==> flow/design.v <==
module MAC(  
  input         clock,  
  input  [7:0]  io_a,  
  input  [7:0]  io_b,  
  input  [15:0] io_c,  
  output [16:0] io_y  
);
  reg [7:0] rA;  
  reg [7:0] rB;  
  reg [15:0] rC;  
  wire [15:0] mult;  
  assign mult = $signed(rA) * $signed(rB);  
  assign io_y = $signed(rC) + $signed(mult);  
  always @(posedge clock) begin
    rA <= io_a;
    rB <= io_b;
    rC <= io_c;
  end
endmodule
module Adder(  
  input         clock,  
  input  [16:0] io_a,  
  input  [16:0] io_b,  
  output [17:0] io_y  
);
  reg [16:0] rA;  
  reg [16:0] rB;  
  assign io_y = $signed(rA) + $signed(rB);  
  always @(posedge clock) begin
    rA <= io_a;
    rB <= io_b;
  end
endmodule
module Adder_8(  
  input         clock,  
  input  [17:0] io_a,  
  input  [17:0] io_b,  
  output [18:0] io_y  
);
  reg [17:0] rA;  
  reg [17:0] rB;  
  assign io_y = $signed(rA) + $signed(rB);  
  always @(posedge clock) begin
    rA <= io_a;
    rB <= io_b;
  end
endmodule
module Adder_12(  
  input         clock,  
  input  [18:0] io_a,  
  input  [18:0] io_b,  
  output [19:0] io_y  
);
  reg [18:0] rA;  
  reg [18:0] rB;  
  assign io_y = $signed(rA) + $signed(rB);  
  always @(posedge clock) begin
    rA <= io_a;
    rB <= io_b;
  end
endmodule
module Adder_14(  
  input         clock,  
  input  [19:0] io_a,  
  input  [19:0] io_b,  
  output [20:0] io_y  
);
  reg [19:0] rA;  
  reg [19:0] rB;  
  assign io_y = $signed(rA) + $signed(rB);  
  always @(posedge clock) begin
    rA <= io_a;
    rB <= io_b;
  end
endmodule
module DotProduct(  
  input         clock,  
  input  [7:0]  io_a_0,
  input  [7:0]  io_a_1,
  input  [7:0]  io_a_2,
  input  [7:0]  io_a_3,
  input  [7:0]  io_a_4,
  input  [7:0]  io_a_5,
  input  [7:0]  io_a_6,
  input  [7:0]  io_a_7,
  input  [7:0]  io_a_8,
  input  [7:0]  io_a_9,
  input  [7:0]  io_a_10,
  input  [7:0]  io_a_11,
  input  [7:0]  io_a_12,
  input  [7:0]  io_a_13,
  input  [7:0]  io_a_14,
  input  [7:0]  io_a_15,
  input  [7:0]  io_b_0,  
  input  [7:0]  io_b_1,  
  input  [7:0]  io_b_2,  
  input  [7:0]  io_b_3,  
  input  [7:0]  io_b_4,  
  input  [7:0]  io_b_5,  
  input  [7:0]  io_b_6,  
  input  [7:0]  io_b_7,  
  input  [7:0]  io_b_8,  
  input  [7:0]  io_b_9,  
  input  [7:0]  io_b_10,  
  input  [7:0]  io_b_11,  
  input  [7:0]  io_b_12,  
  input  [7:0]  io_b_13,  
  input  [7:0]  io_b_14,  
  input  [7:0]  io_b_15,  
  output [20:0] io_y  
);
  wire  m_0_clock;  
  wire [7:0] m_0_io_a;  
  wire [7:0] m_0_io_b;  
  wire [15:0] m_0_io_c;  
  wire [16:0] m_0_io_y;  
  wire  m_1_clock;  
  wire [7:0] m_1_io_a;  
  wire [7:0] m_1_io_b;  
  wire [15:0] m_1_io_c;  
  wire [16:0] m_1_io_y;  
  wire  m_2_clock;  
  wire [7:0] m_2_io_a;  
  wire [7:0] m_2_io_b;  
  wire [15:0] m_2_io_c;  
  wire [16:0] m_2_io_y;  
  wire  m_3_clock;  
  wire [7:0] m_3_io_a;  
  wire [7:0] m_3_io_b;  
  wire [15:0] m_3_io_c;  
  wire [16:0] m_3_io_y;  
  wire  m_4_clock;  
  wire [7:0] m_4_io_a;  
  wire [7:0] m_4_io_b;  
  wire [15:0] m_4_io_c;  
  wire [16:0] m_4_io_y;  
  wire  m_5_clock;  
  wire [7:0] m_5_io_a;  
  wire [7:0] m_5_io_b;  
  wire [15:0] m_5_io_c;  
  wire [16:0] m_5_io_y;  
  wire  m_6_clock;  
  wire [7:0] m_6_io_a;  
  wire [7:0] m_6_io_b;  
  wire [15:0] m_6_io_c;  
  wire [16:0] m_6_io_y;  
  wire  m_7_clock;  
  wire [7:0] m_7_io_a;  
  wire [7:0] m_7_io_b;  
  wire [15:0] m_7_io_c;  
  wire [16:0] m_7_io_y;  
  wire  m_8_clock;  
  wire [7:0] m_8_io_a;  
  wire [7:0] m_8_io_b;  
  wire [15:0] m_8_io_c;  
  wire [16:0] m_8_io_y;  
  wire  m_9_clock;  
  wire [7:0] m_9_io_a;  
  wire [7:0] m_9_io_b;  
  wire [15:0] m_9_io_c;  
  wire [16:0] m_9_io_y;  
  wire  m_10_clock;  
  wire [7:0] m_10_io_a;  
  wire [7:0] m_10_io_b;  
  wire [15:0] m_10_io_c;  
  wire [16:0] m_10_io_y;  
  wire  m_11_clock;  
  wire [7:0] m_11_io_a;  
  wire [7:0] m_11_io_b;  
  wire [15:0] m_11_io_c;  
  wire [16:0] m_11_io_y;  
  wire  m_12_clock;  
  wire [7:0] m_12_io_a;  
  wire [7:0] m_12_io_b;  
  wire [15:0] m_12_io_c;  
  wire [16:0] m_12_io_y;  
  wire  m_13_clock;  
  wire [7:0] m_13_io_a;  
  wire [7:0] m_13_io_b;  
  wire [15:0] m_13_io_c;  
  wire [16:0] m_13_io_y;  
  wire  m_14_clock;  
  wire [7:0] m_14_io_a;  
  wire [7:0] m_14_io_b;  
  wire [15:0] m_14_io_c;  
  wire [16:0] m_14_io_y;  
  wire  m_15_clock;  
  wire [7:0] m_15_io_a;  
  wire [7:0] m_15_io_b;  
  wire [15:0] m_15_io_c;  
  wire [16:0] m_15_io_y;  
  wire  a_0_0_clock;  
  wire [16:0] a_0_0_io_a;  
  wire [16:0] a_0_0_io_b;  
  wire [17:0] a_0_0_io_y;  
  wire  a_0_1_clock;  
  wire [16:0] a_0_1_io_a;  
  wire [16:0] a_0_1_io_b;  
  wire [17:0] a_0_1_io_y;  
  wire  a_0_2_clock;  
  wire [16:0] a_0_2_io_a;  
  wire [16:0] a_0_2_io_b;  
  wire [17:0] a_0_2_io_y;  
  wire  a_0_3_clock;  
  wire [16:0] a_0_3_io_a;  
  wire [16:0] a_0_3_io_b;  
  wire [17:0] a_0_3_io_y;  
  wire  a_0_4_clock;  
  wire [16:0] a_0_4_io_a;  
  wire [16:0] a_0_4_io_b;  
  wire [17:0] a_0_4_io_y;  
  wire  a_0_5_clock;  
  wire [16:0] a_0_5_io_a;  
  wire [16:0] a_0_5_io_b;  
  wire [17:0] a_0_5_io_y;  
  wire  a_0_6_clock;  
  wire [16:0] a_0_6_io_a;  
  wire [16:0] a_0_6_io_b;  
  wire [17:0] a_0_6_io_y;  
  wire  a_0_7_clock;  
  wire [16:0] a_0_7_io_a;  
  wire [16:0] a_0_7_io_b;  
  wire [17:0] a_0_7_io_y;  
  wire  a_1_0_clock;  
  wire [17:0] a_1_0_io_a;  
  wire [17:0] a_1_0_io_b;  
  wire [18:0] a_1_0_io_y;  
  wire  a_1_1_clock;  
  wire [17:0] a_1_1_io_a;  
  wire [17:0] a_1_1_io_b;  
  wire [18:0] a_1_1_io_y;  
  wire  a_1_2_clock;  
  wire [17:0] a_1_2_io_a;  
  wire [17:0] a_1_2_io_b;  
  wire [18:0] a_1_2_io_y;  
  wire  a_1_3_clock;  
  wire [17:0] a_1_3_io_a;  
  wire [17:0] a_1_3_io_b;  
  wire [18:0] a_1_3_io_y;  
  wire  a_2_0_clock;  
  wire [18:0] a_2_0_io_a;  
  wire [18:0] a_2_0_io_b;  
  wire [19:0] a_2_0_io_y;  
  wire  a_2_1_clock;  
  wire [18:0] a_2_1_io_a;  
  wire [18:0] a_2_1_io_b;  
  wire [19:0] a_2_1_io_y;  
  wire  a_3_0_clock;  
  wire [19:0] a_3_0_io_a;  
  wire [19:0] a_3_0_io_b;  
  wire [20:0] a_3_0_io_y;  
  MAC m_0 (  
    .clock(m_0_clock),
    .io_a(m_0_io_a),
    .io_b(m_0_io_b),
    .io_c(m_0_io_c),
    .io_y(m_0_io_y)
  );
  MAC m_1 (  
    .clock(m_1_clock),
    .io_a(m_1_io_a),
    .io_b(m_1_io_b),
    .io_c(m_1_io_c),
    .io_y(m_1_io_y)
  );
  MAC m_2 (  
    .clock(m_2_clock),
    .io_a(m_2_io_a),
    .io_b(m_2_io_b),
    .io_c(m_2_io_c),
    .io_y(m_2_io_y)
  );
  MAC m_3 (  
    .clock(m_3_clock),
    .io_a(m_3_io_a),
    .io_b(m_3_io_b),
    .io_c(m_3_io_c),
    .io_y(m_3_io_y)
  );
  MAC m_4 (  
    .clock(m_4_clock),
    .io_a(m_4_io_a),
    .io_b(m_4_io_b),
    .io_c(m_4_io_c),
    .io_y(m_4_io_y)
  );
  MAC m_5 (  
    .clock(m_5_clock),
    .io_a(m_5_io_a),
    .io_b(m_5_io_b),
    .io_c(m_5_io_c),
    .io_y(m_5_io_y)
  );
  MAC m_6 (  
    .clock(m_6_clock),
    .io_a(m_6_io_a),
    .io_b(m_6_io_b),
    .io_c(m_6_io_c),
    .io_y(m_6_io_y)
  );
  MAC m_7 (  
    .clock(m_7_clock),
    .io_a(m_7_io_a),
    .io_b(m_7_io_b),
    .io_c(m_7_io_c),
    .io_y(m_7_io_y)
  );
  MAC m_8 (  
    .clock(m_8_clock),
    .io_a(m_8_io_a),
    .io_b(m_8_io_b),
    .io_c(m_8_io_c),
    .io_y(m_8_io_y)
  );
  MAC m_9 (  
    .clock(m_9_clock),
    .io_a(m_9_io_a),
    .io_b(m_9_io_b),
    .io_c(m_9_io_c),
    .io_y(m_9_io_y)
  );
  MAC m_10 (  
    .clock(m_10_clock),
    .io_a(m_10_io_a),
    .io_b(m_10_io_b),
    .io_c(m_10_io_c),
    .io_y(m_10_io_y)
  );
  MAC m_11 (  
    .clock(m_11_clock),
    .io_a(m_11_io_a),
    .io_b(m_11_io_b),
    .io_c(m_11_io_c),
    .io_y(m_11_io_y)
  );
  MAC m_12 (  
    .clock(m_12_clock),
    .io_a(m_12_io_a),
    .io_b(m_12_io_b),
    .io_c(m_12_io_c),
    .io_y(m_12_io_y)
  );
  MAC m_13 (  
    .clock(m_13_clock),
    .io_a(m_13_io_a),
    .io_b(m_13_io_b),
    .io_c(m_13_io_c),
    .io_y(m_13_io_y)
  );
  MAC m_14 (  
    .clock(m_14_clock),
    .io_a(m_14_io_a),
    .io_b(m_14_io_b),
    .io_c(m_14_io_c),
    .io_y(m_14_io_y)
  );
  MAC m_15 (  
    .clock(m_15_clock),
    .io_a(m_15_io_a),
    .io_b(m_15_io_b),
    .io_c(m_15_io_c),
    .io_y(m_15_io_y)
  );
  Adder a_0_0 (  
    .clock(a_0_0_clock),
    .io_a(a_0_0_io_a),
    .io_b(a_0_0_io_b),
    .io_y(a_0_0_io_y)
  );
  Adder a_0_1 (  
    .clock(a_0_1_clock),
    .io_a(a_0_1_io_a),
    .io_b(a_0_1_io_b),
    .io_y(a_0_1_io_y)
  );
  Adder a_0_2 (  
    .clock(a_0_2_clock),
    .io_a(a_0_2_io_a),
    .io_b(a_0_2_io_b),
    .io_y(a_0_2_io_y)
  );
  Adder a_0_3 (  
    .clock(a_0_3_clock),
    .io_a(a_0_3_io_a),
    .io_b(a_0_3_io_b),
    .io_y(a_0_3_io_y)
  );
  Adder a_0_4 (  
    .clock(a_0_4_clock),
    .io_a(a_0_4_io_a),
    .io_b(a_0_4_io_b),
    .io_y(a_0_4_io_y)
  );
  Adder a_0_5 (  
    .clock(a_0_5_clock),
    .io_a(a_0_5_io_a),
    .io_b(a_0_5_io_b),
    .io_y(a_0_5_io_y)
  );
  Adder a_0_6 (  
    .clock(a_0_6_clock),
    .io_a(a_0_6_io_a),
    .io_b(a_0_6_io_b),
    .io_y(a_0_6_io_y)
  );
  Adder a_0_7 (  
    .clock(a_0_7_clock),
    .io_a(a_0_7_io_a),
    .io_b(a_0_7_io_b),
    .io_y(a_0_7_io_y)
  );
  Adder_8 a_1_0 (  
    .clock(a_1_0_clock),
    .io_a(a_1_0_io_a),
    .io_b(a_1_0_io_b),
    .io_y(a_1_0_io_y)
  );
  Adder_8 a_1_1 (  
    .clock(a_1_1_clock),
    .io_a(a_1_1_io_a),
    .io_b(a_1_1_io_b),
    .io_y(a_1_1_io_y)
  );
  Adder_8 a_1_2 (  
    .clock(a_1_2_clock),
    .io_a(a_1_2_io_a),
    .io_b(a_1_2_io_b),
    .io_y(a_1_2_io_y)
  );
  Adder_8 a_1_3 (  
    .clock(a_1_3_clock),
    .io_a(a_1_3_io_a),
    .io_b(a_1_3_io_b),
    .io_y(a_1_3_io_y)
  );
  Adder_12 a_2_0 (  
    .clock(a_2_0_clock),
    .io_a(a_2_0_io_a),
    .io_b(a_2_0_io_b),
    .io_y(a_2_0_io_y)
  );
  Adder_12 a_2_1 (  
    .clock(a_2_1_clock),
    .io_a(a_2_1_io_a),
    .io_b(a_2_1_io_b),
    .io_y(a_2_1_io_y)
  );
  Adder_14 a_3_0 (  
    .clock(a_3_0_clock),
    .io_a(a_3_0_io_a),
    .io_b(a_3_0_io_b),
    .io_y(a_3_0_io_y)
  );
  assign io_y = a_3_0_io_y;  
  assign m_0_clock = clock;  
  assign m_0_io_a = io_a_0;  
  assign m_0_io_b = io_b_0;  
  assign m_0_io_c = 16'sh0;  
  assign m_1_clock = clock;  
  assign m_1_io_a = io_a_1;  
  assign m_1_io_b = io_b_1;  
  assign m_1_io_c = 16'sh0;  
  assign m_2_clock = clock;  
  assign m_2_io_a = io_a_2;  
  assign m_2_io_b = io_b_2;  
  assign m_2_io_c = 16'sh0;  
  assign m_3_clock = clock;  
  assign m_3_io_a = io_a_3;  
  assign m_3_io_b = io_b_3;  
  assign m_3_io_c = 16'sh0;  
  assign m_4_clock = clock;  
  assign m_4_io_a = io_a_4;  
  assign m_4_io_b = io_b_4;  
  assign m_4_io_c = 16'sh0;  
  assign m_5_clock = clock;  
  assign m_5_io_a = io_a_5;  
  assign m_5_io_b = io_b_5;  
  assign m_5_io_c = 16'sh0;  
  assign m_6_clock = clock;  
  assign m_6_io_a = io_a_6;  
  assign m_6_io_b = io_b_6;  
  assign m_6_io_c = 16'sh0;  
  assign m_7_clock = clock;  
  assign m_7_io_a = io_a_7;  
  assign m_7_io_b = io_b_7;  
  assign m_7_io_c = 16'sh0;  
  assign m_8_clock = clock;  
  assign m_8_io_a = io_a_8;  
  assign m_8_io_b = io_b_8;  
  assign m_8_io_c = 16'sh0;  
  assign m_9_clock = clock;  
  assign m_9_io_a = io_a_9;  
  assign m_9_io_b = io_b_9;  
  assign m_9_io_c = 16'sh0;  
  assign m_10_clock = clock;  
  assign m_10_io_a = io_a_10;  
  assign m_10_io_b = io_b_10;  
  assign m_10_io_c = 16'sh0;  
  assign m_11_clock = clock;  
  assign m_11_io_a = io_a_11;  
  assign m_11_io_b = io_b_11;  
  assign m_11_io_c = 16'sh0;  
  assign m_12_clock = clock;  
  assign m_12_io_a = io_a_12;  
  assign m_12_io_b = io_b_12;  
  assign m_12_io_c = 16'sh0;  
  assign m_13_clock = clock;  
  assign m_13_io_a = io_a_13;  
  assign m_13_io_b = io_b_13;  
  assign m_13_io_c = 16'sh0;  
  assign m_14_clock = clock;  
  assign m_14_io_a = io_a_14;  
  assign m_14_io_b = io_b_14;  
  assign m_14_io_c = 16'sh0;  
  assign m_15_clock = clock;  
  assign m_15_io_a = io_a_15;  
  assign m_15_io_b = io_b_15;  
  assign m_15_io_c = 16'sh0;  
  assign a_0_0_clock = clock;  
  assign a_0_0_io_a = m_0_io_y;  
  assign a_0_0_io_b = m_1_io_y;  
  assign a_0_1_clock = clock;  
  assign a_0_1_io_a = m_2_io_y;  
  assign a_0_1_io_b = m_3_io_y;  
  assign a_0_2_clock = clock;  
  assign a_0_2_io_a = m_4_io_y;  
  assign a_0_2_io_b = m_5_io_y;  
  assign a_0_3_clock = clock;  
  assign a_0_3_io_a = m_6_io_y;  
  assign a_0_3_io_b = m_7_io_y;  
  assign a_0_4_clock = clock;  
  assign a_0_4_io_a = m_8_io_y;  
  assign a_0_4_io_b = m_9_io_y;  
  assign a_0_5_clock = clock;  
  assign a_0_5_io_a = m_10_io_y;  
  assign a_0_5_io_b = m_11_io_y;  
  assign a_0_6_clock = clock;  
  assign a_0_6_io_a = m_12_io_y;  
  assign a_0_6_io_b = m_13_io_y;  
  assign a_0_7_clock = clock;  
  assign a_0_7_io_a = m_14_io_y;  
  assign a_0_7_io_b = m_15_io_y;  
  assign a_1_0_clock = clock;  
  assign a_1_0_io_a = a_0_0_io_y;  
  assign a_1_0_io_b = a_0_1_io_y;  
  assign a_1_1_clock = clock;  
  assign a_1_1_io_a = a_0_2_io_y;  
  assign a_1_1_io_b = a_0_3_io_y;  
  assign a_1_2_clock = clock;  
  assign a_1_2_io_a = a_0_4_io_y;  
  assign a_1_2_io_b = a_0_5_io_y;  
  assign a_1_3_clock = clock;  
  assign a_1_3_io_a = a_0_6_io_y;  
  assign a_1_3_io_b = a_0_7_io_y;  
  assign a_2_0_clock = clock;  
  assign a_2_0_io_a = a_1_0_io_y;  
  assign a_2_0_io_b = a_1_1_io_y;  
  assign a_2_1_clock = clock;  
  assign a_2_1_io_a = a_1_2_io_y;  
  assign a_2_1_io_b = a_1_3_io_y;  
  assign a_3_0_clock = clock;  
  assign a_3_0_io_a = a_2_0_io_y;  
  assign a_3_0_io_b = a_2_1_io_y;  
endmodule
=== Step by step through the tools: DotProduct ===
The steps from the RTL of DotProduct to its reports follow in flow order.
Lines are those of the file above, counted from 1.
A cell with - has no value.

* Top module: DotProduct
* Clock: clock
* Cell library: sky130hd
* Corner: tt_025C_1v80

=== After elaboration ===
Counts by Yosys on the flattened word-level netlist (proc, flatten, opt, wreduce; memories kept). Register bits leave out memories and registers merged into their read ports (data or address); mux counts leave out enables and synchronous resets folded into registers. Print and check cells are left out. Cells with the same type and inputs are merged into one.

* Register bits after elaboration: 758

* Add/subtract/negate cells: 15
* $mul: 16

{| class="wikitable"
|+ Operators with widths
! cell !! count
|-
| 8-bit by 8-bit multiplier with 16-bit output || 16
|-
| 16-bit by 16-bit adder with 17-bit output || 8
|-
| 17-bit by 17-bit adder with 18-bit output || 4
|-
| 18-bit by 18-bit adder with 19-bit output || 2
|-
| 19-bit by 19-bit adder with 20-bit output || 1
|}

=== Logic depth ===
Depth = most cells in a row (Yosys ltp): at word level without a register or memory, in the mapped netlist without a sequential cell, where the memories' decode and read muxes count.

* Depth after elaboration: 1
* ABC_AREA: 1
* Depth in mapped cells: 22
* Gate-level depth less buffers: 21

=== Synthesis result ===
Source: synth_stat.txt of the flow (Yosys; design flattened, memories mapped). It holds for the ABC_AREA given above (unset counts as 0); a run with the other value may have another netlist.

* Mapped cells: 9707
* Chip area (Yosys): 73058.8 um^2
* Sequential area: 15174.6 um^2
* Mapped flip-flops: 758
* Buffers: 241

{| class="wikitable"
|+ Cells by type
! type !! count !! total area (um^2)
|-
| sky130_fd_sc_hd__fa_1 || 895 || 1.79E+04
|-
| sky130_fd_sc_hd__dfxtp_1 || 758 || 1.52E+04
|-
| sky130_fd_sc_hd__inv_1 || 2666 || 1E+04
|-
| sky130_fd_sc_hd__nand2_1 || 2478 || 9.3E+03
|-
| sky130_fd_sc_hd__ha_1 || 715 || 8946.08
|-
| sky130_fd_sc_hd__nor2_1 || 489 || 1835.51
|-
| sky130_fd_sc_hd__nand3_1 || 355 || 1.78E+03
|-
| sky130_fd_sc_hd__a21oi_1 || 334 || 1.67E+03
|-
| sky130_fd_sc_hd__xor2_1 || 179 || 1.57E+03
|-
| sky130_fd_sc_hd__xnor2_1 || 108 || 945.907
|-
| sky130_fd_sc_hd__clkbuf_1 || 240 || 900.864
|-
| sky130_fd_sc_hd__o21ai_0 || 166 || 830.797
|-
| sky130_fd_sc_hd__o21bai_1 || 51 || 382.867
|-
| sky130_fd_sc_hd__nand4_1 || 44 || 275.264
|-
| sky130_fd_sc_hd__o21ai_2 || 22 || 192.685
|-
| sky130_fd_sc_hd__nand2_2 || 29 || 181.424
|-
| sky130_fd_sc_hd__nor3_1 || 32 || 160.154
|-
| sky130_fd_sc_hd__or2_2 || 24 || 150.144
|}

Not listed: further types 18, cells in them 122.

=== Worst setup path after synthesis ===
Path of least setup slack by OpenSTA after synthesis, without wires, with an ideal clock, recovery checks aside; 20% of the period is set as input and as output delay. Where synthesis merged equal registers, the netlist keeps one of their names.

* Kind: register to register
* From: register m_8.rB[2]
* To: register a_0_4.rA[15]
* Period: 5000 ps
* Data arrival time: 3846 ps
* Path slack: 1042 ps
* Path delay: 3958 ps
* Stages: 18
* Buffers on the path: 1
* Period reached after synthesis: 3958 ps

"path delay" is the arrival time less input delay plus setup time.
"stages" counts driving pins, that of a launching flip-flop among them; a cell with two outputs on the path counts twice.
"period reached after synthesis" is the clock period less the worst setup slack; recovery checks do not enter. This is arithmetic on one report: input and output delays are still those of the set period (20% each).
Between the ends stands the longest chain of elaborated cells between them, by number of cells; it is not shown to be the way that was timed. Of several equally long chains one is given.
Each line given opens the expression or statement behind the cell; cells for indexed reads and writes are added by Yosys, which also makes memories of some case tables.

* Path through: sky130_fd_sc_hd__dfxtp_1 > sky130_fd_sc_hd__clkbuf_1 > sky130_fd_sc_hd__nand2_1 > sky130_fd_sc_hd__fa_1 > sky130_fd_sc_hd__inv_1 > sky130_fd_sc_hd__fa_1 > sky130_fd_sc_hd__inv_1 > sky130_fd_sc_hd__fa_1 > sky130_fd_sc_hd__inv_1 > sky130_fd_sc_hd__fa_1 > sky130_fd_sc_hd__ha_1 > sky130_fd_sc_hd__a21o_1 > sky130_fd_sc_hd__nor2_1 > sky130_fd_sc_hd__nand2_1 > sky130_fd_sc_hd__nor2_1 > sky130_fd_sc_hd__inv_1 > sky130_fd_sc_hd__nand2_1 > sky130_fd_sc_hd__nand2_1
* Length of the longest elaborated chain: 1

{| class="wikitable"
|+ Ends and longest elaborated chain, after synthesis
! item !! RTL line !! source
|-
| start: declaration || 9 || <nowiki>reg [7:0] rB;</nowiki>
|-
| start: assignment || 16 || <nowiki>rB <= io_b;</nowiki>
|-
| 8-bit by 8-bit multiplier with 16-bit output || 12 || <nowiki>assign mult = $signed(rA) * $signed(rB);</nowiki>
|-
| end: assignment || 30 || <nowiki>rA <= io_a;</nowiki>
|-
| end: declaration || 26 || <nowiki>reg [16:0] rA;</nowiki>
|}

=== Worst path after layout ===
From the final timing report of run 1: the path of least setup slack in the routed layout; clock arrival at registers is part of the times.
The report prints the path's times to 10 ps; the period is as set.

* Kind: register to output
* From: register a_3_0.rB[0]
* To: output io_y[8]
* Period: 8510 ps
* External output delay: 1700 ps
* Data arrival time: 3440 ps
* Path slack: 3370 ps
* Stages: 11
* Buffers on the path: 1

Between the ends stands the longest chain of elaborated cells between them, by number of cells; it is not shown to be the way that was timed. Of several equally long chains one is given.

* Path through: sky130_fd_sc_hd__dfxtp_1 > sky130_fd_sc_hd__ha_1 > sky130_fd_sc_hd__inv_1 > sky130_fd_sc_hd__fa_1 > sky130_fd_sc_hd__inv_1 > sky130_fd_sc_hd__nand3_1 > sky130_fd_sc_hd__nand3_1 > sky130_fd_sc_hd__nand2_1 > sky130_fd_sc_hd__nand2_2 > sky130_fd_sc_hd__xor2_1 > sky130_fd_sc_hd__clkdlybuf4s50_1
* Length of the longest elaborated chain: 1

{| class="wikitable"
|+ Ends and longest elaborated chain, post-layout
! item !! RTL line !! source
|-
| start: declaration || 69 || <nowiki>reg [19:0] rB;</nowiki>
|-
| start: assignment || 73 || <nowiki>rB <= io_b;</nowiki>
|-
| 19-bit by 19-bit adder with 20-bit output || 70 || <nowiki>assign io_y = $signed(rA) + $signed(rB);</nowiki>
|-
| end: declaration || 110 || <nowiki>output [20:0] io_y</nowiki>
|}

Ticket comment

DotProduct through Yosys and OpenROAD on sky130hd: 4 stored runs, unordered, with their settings and measured results. The constraints put input and output delay at 20% of the set period each and load the outputs with 0.01 pF.
"reached clock period" is the run's clock period less its worst setup slack. It is reckoned from that one timing run; input and output delays stay at 20% of the period that was set.
"worst setup path time" = time allowed to the worst setup path (clock period - input delay - output delay, where it has them) - its slack; a late launch clock adds to it, a late capture clock takes from it.
"total power after layout" rests on the timing tool's default activity at the inputs, not on a simulated workload.
"worst setup path time" is given in steps of 10 ps.

=== Run 1 ===
{| class="wikitable"
! Setting !! Value
|-
| ABC_AREA || 1
|-
| CAP_MARGIN || 5
|-
| CORE_MARGIN || 5
|-
| CORE_UTILIZATION || 36
|-
| CTS_CLUSTER_DIAMETER || 320
|-
| CTS_CLUSTER_SIZE || 70
|-
| GPL_ROUTABILITY_DRIVEN || 0
|-
| GPL_TIMING_DRIVEN || 1
|-
| MIN_ROUTING_LAYER || met2
|-
| PLACE_DENSITY_LB_ADDON || 0.15
|-
| SETUP_SLACK_MARGIN || 0.05
|-
| SLEW_MARGIN || 40
|-
| TNS_END_PERCENT || 20
|-
| period_ns || 8.51
|-
! Result !! Value
|-
| Synthesis area || 73058.8 um^2
|-
| Overall die area || 212051.0 um^2
|-
| Standard-cell area of the final layout || 78693.0 um^2
|-
| Utilization in the final report || 0.389
|-
| Setup slack of the worst path || 3367 ps
|-
| Final setup TNS || 0 ps
|-
| Worst hold slack || 489 ps
|-
| Total power after layout || 28.777 mW
|-
| Reached clock period || 5143 ps
|-
| Worst setup path time || 3440 ps
|-
| Kind of the worst setup path || register to output
|}

=== Run 2 ===
{| class="wikitable"
! Setting !! Value
|-
| ABC_AREA || 0
|-
| CAP_MARGIN || 25
|-
| CELL_PAD_IN_SITES_DETAIL_PLACEMENT || 1
|-
| CORE_UTILIZATION || 16
|-
| MAX_ROUTING_LAYER || met4
|-
| period_ns || 7.35
|-
| CORE_MARGIN || 2
|-
| SLEW_MARGIN || 20
|-
! Result !! Value
|-
| Synthesis area || 66322.4 um^2
|-
| Overall die area || 419684.0 um^2
|-
| Standard-cell area of the final layout || 79829.1 um^2
|-
| Utilization in the final report || 0.193
|-
| Setup slack of the worst path || 1372 ps
|-
| Final setup TNS || 0 ps
|-
| Worst hold slack || 440 ps
|-
| Total power after layout || 35.819 mW
|-
| Reached clock period || 5978 ps
|-
| Worst setup path time || 4510 ps
|-
| Kind of the worst setup path || register to output
|}

=== Run 3 ===
{| class="wikitable"
! Setting !! Value
|-
| ABC_AREA || 1
|-
| CAP_MARGIN || 10
|-
| CORE_MARGIN || 5
|-
| CORE_UTILIZATION || 36
|-
| CTS_CLUSTER_DIAMETER || 320
|-
| CTS_CLUSTER_SIZE || 70
|-
| GPL_ROUTABILITY_DRIVEN || 0
|-
| GPL_TIMING_DRIVEN || 1
|-
| MIN_ROUTING_LAYER || met1
|-
| PLACE_DENSITY_LB_ADDON || 0.15
|-
| SETUP_SLACK_MARGIN || 0.05
|-
| SLEW_MARGIN || 40
|-
| TNS_END_PERCENT || 70
|-
| period_ns || 8.51
|-
! Result !! Value
|-
| Synthesis area || 73058.8 um^2
|-
| Overall die area || 212051.0 um^2
|-
| Standard-cell area of the final layout || 78660.4 um^2
|-
| Utilization in the final report || 0.389
|-
| Setup slack of the worst path || 3422 ps
|-
| Final setup TNS || 0 ps
|-
| Worst hold slack || 494 ps
|-
| Total power after layout || 28.039 mW
|-
| Reached clock period || 5088 ps
|-
| Worst setup path time || 3390 ps
|-
| Kind of the worst setup path || register to output
|}

=== Run 4 ===
{| class="wikitable"
! Setting !! Value
|-
| CELL_PAD_IN_SITES_GLOBAL_PLACEMENT || 2
|-
| CORE_MARGIN || 3
|-
| CORE_UTILIZATION || 40
|-
| PLACE_DENSITY_LB_ADDON || 0.04
|-
| SLEW_MARGIN || 0
|-
| period_ns || 4.94
|-
| CAP_MARGIN || 20
|-
! Result !! Value
|-
| Synthesis area || 66322.4 um^2
|-
| Overall die area || 170726.0 um^2
|-
| Standard-cell area of the final layout || 75406.1 um^2
|-
| Utilization in the final report || 0.461
|-
| Setup slack of the worst path || 210 ps
|-
| Final setup TNS || 0 ps
|-
| Worst hold slack || 456 ps
|-
| Total power after layout || 51.016 mW
|-
| Reached clock period || 4730 ps
|-
| Worst setup path time || 3740 ps
|-
| Kind of the worst setup path || register to output
|}
